==> flow/design.v <==
module alu_top(clk, a, b, op, out, carry_out, over_flow, zero);
input clk;
input [31:0] a, b;
input [2:0] op;
output reg [31:0] out;
output reg carry_out, over_flow, zero;
reg [31:0] a_r, b_r;
reg [2:0] op_r;
wire [31:0] alu_out;
wire alu_carry_out, alu_over_flow, alu_zero;
ALU alu_core(a_r, b_r, op_r, alu_out, alu_carry_out, alu_over_flow, alu_zero);
always @(posedge clk) begin
	a_r <= a;
	b_r <= b;
	op_r <= op;
	out <= alu_out;
	carry_out <= alu_carry_out;
	over_flow <= alu_over_flow;
	zero <= alu_zero;
end
endmodule

module xorgate(a, b, out);
output[31:0] out;
input wire[31:0] a, b;
generate  
genvar index;
for (index = 0; index<32; index = index + 1)
	begin: xorgen
		xor xor1(out[index], a[index], b[index]);
	end
endgenerate
endmodule
module andgate(a, b, out);
output[31:0] out;
input[31:0] a, b;
generate  
genvar index;
for (index = 0; index<32; index = index + 1)
	begin: andgen
		and and1(out[index], a[index], b[index]);  
	end
endgenerate
endmodule
module orgate(a, b, out);
output[31:0] out;
input[31:0] a, b;
generate  
genvar index;
for (index = 0; index<32; index = index + 1)
	begin: orgen
		or or1(out[index], a[index], b[index]);
	end
endgenerate
endmodule
module adder(sum, carryout, a, b, carryin);
output sum, carryout;
input a, b, carryin;
xor sumbit(sum, a, b, carryin);
and bc(b_c, b, carryin);
and ac(a_c, a, carryin);
and ab(a_b, a, b);
or cout(carryout, b_c, a_c, a_b);
endmodule
module adder32Bit(addo, carryout, over_flow, A, B, carry_in);
output[31:0] addo;  
output carryout;  
output over_flow;  
input[31:0] A;  
input[31:0] B;  
input carry_in;
wire[31:0] carry_oarray;
adder adder_init (addo[0], carry_oarray[0], A[0], B[0], carry_in);
adder adder1 (addo[1], carry_oarray[1], A[1], B[1], carry_oarray[0]);
generate  
genvar index;
for (index = 2; index<32; index = index + 1)
	begin: add32b
	adder addergen (addo[index], carry_oarray[index], A[index], B[index], carry_oarray[index-1]);
	end
endgenerate
assign carryout = carry_oarray[31];
wire abxor, abcoutxor;
xor xor1(abxor, A[31], B[31]);
xor xor2(abcoutxor, carryout, abxor);
xor xor3(over_flow, addo[31], abcoutxor);
endmodule 
module slt(sum, overflow, slto);
input[31:0] sum;
input overflow;
output slto;
xor slt_xor(slto, sum[31], overflow);
endmodule
module structuralMultiplexer(out, mux_command, ando, oro, xoro, addo, slto);
output[31:0] out;
input[2:0] mux_command;  
input[31:0] ando;  
input[31:0] oro;  
input[31:0] xoro;  
input[31:0] addo;  
input slto;  
wire[2:0] inv_command;
wire[31:0] enableand, enableor, enablexor, enableadd;  
wire enableslt;  
not notCommand0(inv_command[0], mux_command[0]);  
not notCommand1(inv_command[1], mux_command[1]);
not notCommand2(inv_command[2], mux_command[2]);
and slt_and(enableslt, slto, inv_command[2], mux_command[1], inv_command[0]);
generate
genvar index;
for (index = 0; index<32; index = index + 1)
	begin: muxgen 
		and ando_and(enableand[index], ando[index], inv_command[2], mux_command[1], mux_command[0]);  
		and oro_and(enableor[index], oro[index], mux_command[2], inv_command[1], inv_command[0]);  
		and xoro_and(enablexor[index], xoro[index], inv_command[2], inv_command[1], mux_command[0]);  
		and addo_and(enableadd[index], addo[index], inv_command[2], inv_command[1], inv_command[0]);  
		or or1(out[index], enableand[index],  enableor[index], enablexor[index], enableadd[index], enableslt);  
	end
endgenerate
endmodule
module LUT(mux_command, a_inv, b_inv, carry_in, allow_overflow, addr);
output reg[2:0] mux_command;
output reg a_inv;
output reg b_inv;
output reg carry_in;
output reg allow_overflow;
input[2:0] addr;
always @ (addr) begin
	case(addr)
	3'd0: begin mux_command = 3'b000; a_inv = 0; b_inv = 0; carry_in = 0; allow_overflow = 1; end  
	3'd1: begin mux_command = 3'b000; a_inv = 0; b_inv = 1; carry_in = 1; allow_overflow = 1; end  
	3'd2: begin mux_command = 3'b001; a_inv = 0; b_inv = 0; carry_in = 0; allow_overflow = 1; end  
	3'd3: begin mux_command = 3'b010; a_inv = 0; b_inv = 1; carry_in = 1; allow_overflow = 0; end  
	3'd4: begin mux_command = 3'b011; a_inv = 0; b_inv = 0; carry_in = 0; allow_overflow = 1; end  
	3'd6: begin mux_command = 3'b011; a_inv = 1; b_inv = 1; carry_in = 0; allow_overflow = 1; end  
	3'd7: begin mux_command = 3'b100; a_inv = 0; b_inv = 0; carry_in = 0; allow_overflow = 1; end  
	3'd5: begin mux_command = 3'b100; a_inv = 1; b_inv = 1; carry_in = 0; allow_overflow = 1; end  
default: $display("Please check inputs");
endcase
end
endmodule
module ALU(a, b, addr, out, carry_out, over_flow, zero);
input[31:0] a, b;
input[2:0] addr;  
output[31:0] out;
output carry_out, over_flow, zero;
wire carry_in, b_inv;  
wire a_inv, allow_overflow;  
wire[2:0] mux_command;
wire[31:0] A, B;  
wire[31:0] addo, xoro, ando, oro;
wire slto;
LUT lookuptable(mux_command, a_inv, b_inv, carry_in, allow_overflow, addr);
generate
genvar index;
for (index = 0; index<32; index = index + 1)
	begin: abinv_gen
		xor a_invgen(A[index], a[index], a_inv);  
		xor b_invgen(B[index], b[index], b_inv);  
	end
endgenerate
andgate and_gate(A, B, ando);  
orgate or_gate(A, B, oro);  
xorgate xor_gate(A, B, xoro);  
adder32Bit add_gate(addo, carry_out, over_flow, A, B, carry_in);  
slt slt_gate(addo, over_flow, slto);
and allowoverflow_and(overflow, over_flow, allow_overflow);
structuralMultiplexer mux_structure(out, mux_command, ando, oro, xoro, addo, slto);
wire[31:0] equal;
generate  
genvar index1;
for (index1 = 0; index1 <32; index1 = index1+1)begin
                nor nor1(equal[index1], out[index1], 0);
end
endgenerate
and and1(zero, equal[0], equal[1], equal[2], equal[3],equal[4],equal[5],equal[6],equal[7],equal[8],equal[9],equal[10],equal[11],equal[12],equal[13],equal[14],equal[15],equal[16],equal[17],equal[18],equal[19],equal[20],equal[21],equal[22],equal[23],equal[24],equal[25],equal[26],equal[27],equal[28],equal[29],equal[30],equal[31]);
endmodule
# From RTL to reports: alu_top
# Tool output for the design above, in the order of the flow.
# Line numbers count from 1 in the design file above.
# Cell names lack the library's common part.
design:
  top: "alu_top"
  clk_port: "clk"
  library: "sky130hd"
  corner: "tt_025C_1v80"

# Word-level counts
# Source: Yosys, flattened and elaborated, memories not mapped. Widths are those after wreduce; folded enables and synchronous resets count as part of the registers. Registers that Yosys merges into a memory's read port (data or address) are not register bits. Print and check cells do not count. Equal cells are merged and count once.
# Memory sizes are those after Yosys's memory passes, which may raise the word count (mostly to a power of two), join words into wider ones and drop unused or constant bits.
bits:
  clocked_rd_ports_x_width: 7
  mem_count: 1
  romBits: 56
  ff_bits: 99
  wordCells: 911
classes:
  n_logic: 904
mem_list:
  columns: ["memory", "size", "word_bits", "read_ports", "wr", "line", "text"]
  rows:
  - ["(name not given)", 8, 7, 1, 0, 129, "case(addr)"]
op_table:
  columns: ["operator", "count"]
  rows:
  - ["AND 1 bit", 514]
  - ["OR 1 bit", 224]
  - ["bitwise XOR 1 bit", 131]
  - ["NOT 1 bit", 35]

# Logic depth
# Yosys ltp: most cells in a row. Word level: on the elaborated netlist, between registers, memories and ports. Mapped: between sequential cells and ports; inverters and the memories' decode and read muxes count.
logic_depth:
  word_depth: 136
  ABC_AREA: 0
  depth_mapped: 45
  ltp_nobuf: 42

# Mapped cells and area
# Yosys stat after the flow's synthesis: flattened, memories mapped to cells. It holds for the ABC_AREA given above (unset counts as 0); a run with the other value may have another netlist.
# The area totals of this step are shown rounded.
synth_totals:
  yosys_area_mm2: 0.006168
  cell_count: 641
  ff_cells: 105
  buf_cells: 38
by_type:
  columns: ["type", "count", "area_total_um2"]
  rows:
  - ["dfxtp_1", 105, 2.1E+03]
  - ["ha_1", 66, 825.792]
  - ["fa_1", 33, 660.634]
  - ["xor2_1", 64, 560.538]
  - ["inv_1", 78, 292.781]
  - ["o21ai_0", 45, 225.216]
  - ["nand2_1", 55, 206.448]
  - ["nor2_1", 32, 120.115]
  - ["mux4_2", 5, 112.608]
  - ["a222oi_1", 7, 70.067]
  - ["mux2_2", 6, 67.565]
  - ["clkbuf_1", 17, 63.811]
  - ["a22oi_1", 8, 60.058]
  - ["nand2b_1", 9, 56.304]
  - ["buf_2", 9, 45.043]
  - ["nand3_1", 8, 40.038]
  - ["buf_1", 10, 37.536]
  - ["o21a_1", 5, 37.536]
# Not listed: further types 42, cells in them 79.
# By module: a second synthesis without flattening, with its own total; a netlist apart from the flattened one above.
hier_totals:
  cells_unflattened: 534
  hier_area_mm2: 0.005756
# Rows give one instance, submodules left out.
by_module:
  columns: ["module", "mod_seq_area_mm2", "cells", "instances", "area_mm2"]
  rows:
  - ["alu_top", 0.002042, 102, 1, 0.002042]
  - ["structuralMultiplexer", 0, 203, 1, 0.001476]
  - ["ALU", 0, 83, 1, 0.0007757]
  - ["adder", 0, 1, 32, 0.00002]
  - ["xorgate", 0, 32, 1, 0.0002803]
  - ["andgate", 0, 32, 1, 0.0002002]
  - ["orgate", 0, 32, 1, 0.0002002]
  - ["LUT", 0, 14, 1, 0.0001051]
  - ["adder32Bit", 0, 3, 1, 0.0000263]
  - ["slt", 0, 1, 1, 0.0000088]

# Path before layout
# Source: OpenSTA report_checks on the synthesized netlist (no wires, ideal clock, input and output delay 20% of the period each), path of least setup slack; recovery checks are left aside. Register names are those of the netlist, which keeps one name where synthesis merged equal registers.
synth_path:
  path_kind: "register -> register"
  start: "reg (name not given)"
  end: "reg zero"
  t_required_ns: 14.439
  setup_time_ns: 0.061
  t_first_pin_ns: 0.000
  path_delay_ns: 15.856
  period_ns: 14.5
  t_arrival_ns: 15.795
  n_path_buf: 2
  stages: 44
  path_slack_ns: -1.356
  synth_period_reached_ns: 15.856
# "path_delay_ns" is the arrival time less input delay plus setup time.
# "stages" counts driving pins, that of a launching flip-flop among them; a cell with two outputs on the path counts twice.
# "synth_period_reached_ns" is the clock period less the worst setup slack; recovery checks do not enter. This is arithmetic on one report: input and output delays are still those of the set period (20% each).
# The rows between start and end are the longest chain of elaborated cells between them; the timing report does not say that the signal goes this way. Where chains are equally long, one stands for them.
# Each line given opens the expression or statement behind the cell; cells for indexed reads and writes are added by Yosys, which also makes memories of some case tables.
synth_between:
  cell_sequence: "dfxtp_1 -> clkbuf_1 -> buf_1 -> xor2_1 -> inv_1 -> fa_1 -> fa_1 -> fa_1 -> fa_1 -> fa_1 -> fa_1 -> fa_1 -> fa_1 -> fa_1 -> fa_1 -> fa_1 -> fa_1 -> fa_1 -> [... 8 more ...] -> fa_1 -> fa_1 -> fa_1 -> fa_1 -> fa_1 -> fa_1 -> fa_1 -> fa_1 -> fa_1 -> inv_1 -> fa_1 -> inv_1 -> fa_1 -> mux4_2 -> o21ai_0 -> nand4_1 -> a2111o_1 -> and4bb_1"
  elab_chain_cells: 136
synth_rtl:
  columns: ["element", "line", "text"]
  rows:
  - ["bitwise XOR 1 bit", null, null]
  - ["AND 1 bit", null, null]
  - ["OR 1 bit (2 in a row)", null, null]
  - ["AND 1 bit", null, null]
  - ["OR 1 bit (2 in a row)", null, null]
  - ["AND 1 bit", null, null]
  - ["OR 1 bit (2 in a row)", null, null]
  - ["[... 84 more ...]", null, null]
  - ["AND 1 bit", null, null]
  - ["OR 1 bit (2 in a row)", null, null]
  - ["bitwise XOR 1 bit (3 in a row)", null, null]
  - ["AND 1 bit (3 in a row)", null, null]
  - ["OR 1 bit", null, null]
  - ["NOT 1 bit", null, null]
  - ["AND 1 bit (31 in a row)", null, null]
  - ["end, declared", 6, "output reg carry_out, over_flow, zero;"]

# Worst path after layout
# From the final timing report of record 1: the path of least setup slack in the routed layout; clock arrival at registers is part of the times.
layout_path:
  path_kind: "register -> register"
  start: "reg (name not given)"
  end: "reg zero"
  t_required_ns: 14.39
  path_slack_ns: 0.52
  stages: 44
  setup_time_ns: 0.05
  period_ns: 14.1
  n_path_buf: 1
  t_first_pin_ns: 0.35
  t_arrival_ns: 13.87
# The rows between start and end are the longest chain of elaborated cells between them; the timing report does not say that the signal goes this way. Where chains are equally long, one stands for them.
layout_between:
  cell_sequence: "dfxtp_4 -> xor2_2 -> inv_2 -> fa_2 -> fa_2 -> fa_2 -> fa_2 -> fa_2 -> fa_2 -> fa_2 -> fa_2 -> fa_2 -> fa_2 -> fa_2 -> fa_2 -> fa_2 -> fa_2 -> fa_2 -> [... 8 more ...] -> fa_2 -> fa_2 -> fa_2 -> fa_2 -> fa_2 -> fa_2 -> fa_2 -> inv_2 -> fa_2 -> inv_2 -> fa_2 -> buf_6 -> nor2b_2 -> o21ai_1 -> a21oi_1 -> nor4_1 -> o2111ai_1 -> and4bb_1"
  elab_chain_cells: 136
layout_rtl:
  columns: ["element", "line", "text"]
  rows:
  - ["bitwise XOR 1 bit", null, null]
  - ["AND 1 bit", null, null]
  - ["OR 1 bit (2 in a row)", null, null]
  - ["AND 1 bit", null, null]
  - ["OR 1 bit (2 in a row)", null, null]
  - ["AND 1 bit", null, null]
  - ["OR 1 bit (2 in a row)", null, null]
  - ["[... 84 more ...]", null, null]
  - ["AND 1 bit", null, null]
  - ["OR 1 bit (2 in a row)", null, null]
  - ["bitwise XOR 1 bit (3 in a row)", null, null]
  - ["AND 1 bit (3 in a row)", null, null]
  - ["OR 1 bit", null, null]
  - ["NOT 1 bit", null, null]
  - ["AND 1 bit (31 in a row)", null, null]
  - ["end, declared", 6, "output reg carry_out, over_flow, zero;"]

Appendix: measured runs

4 stored runs of alu_top in the flow (synthesis by Yosys, layout by OpenROAD, sky130hd cells), in arbitrary order. Constraints: input delay and output delay 20% of the set period each, output load 0.01 pF.
By "achieved_period_ns" is meant the clock period of the run minus its worst setup slack. This is arithmetic on one report: input and output delays are still those of the set period (20% each).
"worstPathTime_ns" is the time allowed to the run's worst setup path (the clock period less input and output delay, where it has them) less its slack. Clock arrival times count: a late capture clock shortens it, a late launch clock lengthens it.
"fin_power_mw": no workload was simulated; the value follows from the tool's default switching activity.
Results are given in rounded form.

--- record 1 ---
==> flow/run.sh <==
#!/bin/bash
# the make line also repeats the synthesis and layout settings of config.mk as NAME=value (left out here)
make -C /OpenROAD-flow-scripts/flow DESIGN_CONFIG=/design/flow/config.mk WORK_HOME=/design/flow/orfs CLKGATE_MAP_FILE= finish
==> flow/config.mk <==
export PLATFORM = sky130hd
export DESIGN_NAME = alu_top
export DESIGN_NICKNAME = alu_top
export VERILOG_FILES = /design/flow/design.v
export SDC_FILE = /design/flow/constraint.sdc
export NUM_CORES = 4
export LEC_CHECK = 0
export ABC_AREA = 0
export CAP_MARGIN = 20
export CELL_PAD_IN_SITES_DETAIL_PLACEMENT = 2
export CELL_PAD_IN_SITES_GLOBAL_PLACEMENT = 3
export CORE_ASPECT_RATIO = 1.76
export CORE_MARGIN = 8
export CORE_UTILIZATION = 36
export CTS_CLUSTER_DIAMETER = 397
export CTS_CLUSTER_SIZE = 20
export GPL_ROUTABILITY_DRIVEN = 0
export MAX_ROUTING_LAYER = met4
export PLACE_DENSITY = 0.54
export SETUP_SLACK_MARGIN = 2.4
export SLEW_MARGIN = 20
export TNS_END_PERCENT = 50
==> flow/constraint.sdc <==
create_clock -name core_clock -period 14.1 [get_ports {clk}]
set_input_delay 2.8200 -clock core_clock [delete_from_list [all_inputs] [get_ports {clk}]]
set_output_delay 2.8200 -clock core_clock [all_outputs]
set_load 0.01 [all_outputs]

==> results, as YAML <==
results:
  worstPathTime_ns: 13.58
  timing.worst_path_kind: "register -> register"
  achieved_period_ns: 13.584
  ys_area_mm2: 0.006168
  design_die_area_mm2: 0.02175
  timing.setup.tns_ns: 0.000
  final_cell_area_mm2: 0.007998
  setup_worst_slack_ns: 0.516
  fin_power_mw: 1.120
  utilization_frac: 0.476
  timing.hold.ws_ns: 0.927

--- record 2 ---
==> flow/run.sh <==
#!/bin/bash
# the make line also repeats the synthesis and layout settings of config.mk as NAME=value (left out here)
make -C /OpenROAD-flow-scripts/flow DESIGN_CONFIG=/design/flow/config.mk WORK_HOME=/design/flow/orfs CLKGATE_MAP_FILE= finish
==> flow/config.mk <==
export PLATFORM = sky130hd
export DESIGN_NAME = alu_top
export DESIGN_NICKNAME = alu_top
export VERILOG_FILES = /design/flow/design.v
export SDC_FILE = /design/flow/constraint.sdc
export NUM_CORES = 4
export LEC_CHECK = 0
export CAP_MARGIN = 20
export CORE_MARGIN = 2
export CORE_UTILIZATION = 40
export SLEW_MARGIN = 20
==> flow/constraint.sdc <==
create_clock -name core_clock -period 14.2 [get_ports {clk}]
set_input_delay 2.8400 -clock core_clock [delete_from_list [all_inputs] [get_ports {clk}]]
set_output_delay 2.8400 -clock core_clock [all_outputs]
set_load 0.01 [all_outputs]

==> results, as YAML <==
results:
  worstPathTime_ns: 13.81
  timing.worst_path_kind: "register -> register"
  achieved_period_ns: 13.813
  ys_area_mm2: 0.006168
  design_die_area_mm2: 0.01643
  timing.setup.tns_ns: 0.000
  final_cell_area_mm2: 0.007959
  setup_worst_slack_ns: 0.387
  fin_power_mw: 1.102
  utilization_frac: 0.525
  timing.hold.ws_ns: 0.887

--- record 3 ---
==> flow/run.sh <==
#!/bin/bash
# the make line also repeats the synthesis and layout settings of config.mk as NAME=value (left out here)
make -C /OpenROAD-flow-scripts/flow DESIGN_CONFIG=/design/flow/config.mk WORK_HOME=/design/flow/orfs CLKGATE_MAP_FILE= finish
==> flow/config.mk <==
export PLATFORM = sky130hd
export DESIGN_NAME = alu_top
export DESIGN_NICKNAME = alu_top
export VERILOG_FILES = /design/flow/design.v
export SDC_FILE = /design/flow/constraint.sdc
export NUM_CORES = 4
export LEC_CHECK = 0
export ABC_AREA = 1
export CAP_MARGIN = 20
export CELL_PAD_IN_SITES_DETAIL_PLACEMENT = 2
export CELL_PAD_IN_SITES_GLOBAL_PLACEMENT = 3
export CORE_ASPECT_RATIO = 1.76
export CORE_MARGIN = 8
export CORE_UTILIZATION = 36
export CTS_CLUSTER_DIAMETER = 397
export CTS_CLUSTER_SIZE = 85
export GPL_ROUTABILITY_DRIVEN = 0
export HOLD_SLACK_MARGIN = 0.06
export MAX_ROUTING_LAYER = met4
export PLACE_DENSITY_LB_ADDON = 0.27
export SETUP_SLACK_MARGIN = 2.5
export SLEW_MARGIN = 35
export TNS_END_PERCENT = 50
==> flow/constraint.sdc <==
create_clock -name core_clock -period 14.1 [get_ports {clk}]
set_input_delay 2.8200 -clock core_clock [delete_from_list [all_inputs] [get_ports {clk}]]
set_output_delay 2.8200 -clock core_clock [all_outputs]
set_load 0.01 [all_outputs]

==> results, as YAML <==
results:
  worstPathTime_ns: 12.91
  timing.worst_path_kind: "register -> register"
  achieved_period_ns: 12.907
  ys_area_mm2: 0.005958
  design_die_area_mm2: 0.02109
  timing.setup.tns_ns: 0.000
  final_cell_area_mm2: 0.007807
  setup_worst_slack_ns: 1.193
  fin_power_mw: 1.066
  utilization_frac: 0.479
  timing.hold.ws_ns: 0.768

--- record 4 ---
==> flow/run.sh <==
#!/bin/bash
# the make line also repeats the synthesis and layout settings of config.mk as NAME=value (left out here)
make -C /OpenROAD-flow-scripts/flow DESIGN_CONFIG=/design/flow/config.mk WORK_HOME=/design/flow/orfs CLKGATE_MAP_FILE= finish
==> flow/config.mk <==
export PLATFORM = sky130hd
export DESIGN_NAME = alu_top
export DESIGN_NICKNAME = alu_top
export VERILOG_FILES = /design/flow/design.v
export SDC_FILE = /design/flow/constraint.sdc
export NUM_CORES = 4
export LEC_CHECK = 0
export CAP_MARGIN = 25
export CORE_MARGIN = 2
export CORE_UTILIZATION = 32
export CTS_CLUSTER_DIAMETER = 30
export CTS_CLUSTER_SIZE = 45
export GPL_TIMING_DRIVEN = 1
export PLACE_DENSITY = 0.41
export SLEW_MARGIN = 20
export TNS_END_PERCENT = 90
==> flow/constraint.sdc <==
create_clock -name core_clock -period 15.0 [get_ports {clk}]
set_input_delay 3.0000 -clock core_clock [delete_from_list [all_inputs] [get_ports {clk}]]
set_output_delay 3.0000 -clock core_clock [all_outputs]
set_load 0.01 [all_outputs]

==> results, as YAML <==
results:
  worstPathTime_ns: 14.45
  timing.worst_path_kind: "register -> register"
  achieved_period_ns: 14.447
  ys_area_mm2: 0.006168
  design_die_area_mm2: 0.0204
  timing.setup.tns_ns: 0.000
  final_cell_area_mm2: 0.008059
  setup_worst_slack_ns: 0.553
  fin_power_mw: 1.026
  utilization_frac: 0.428
  timing.hold.ws_ns: 0.900
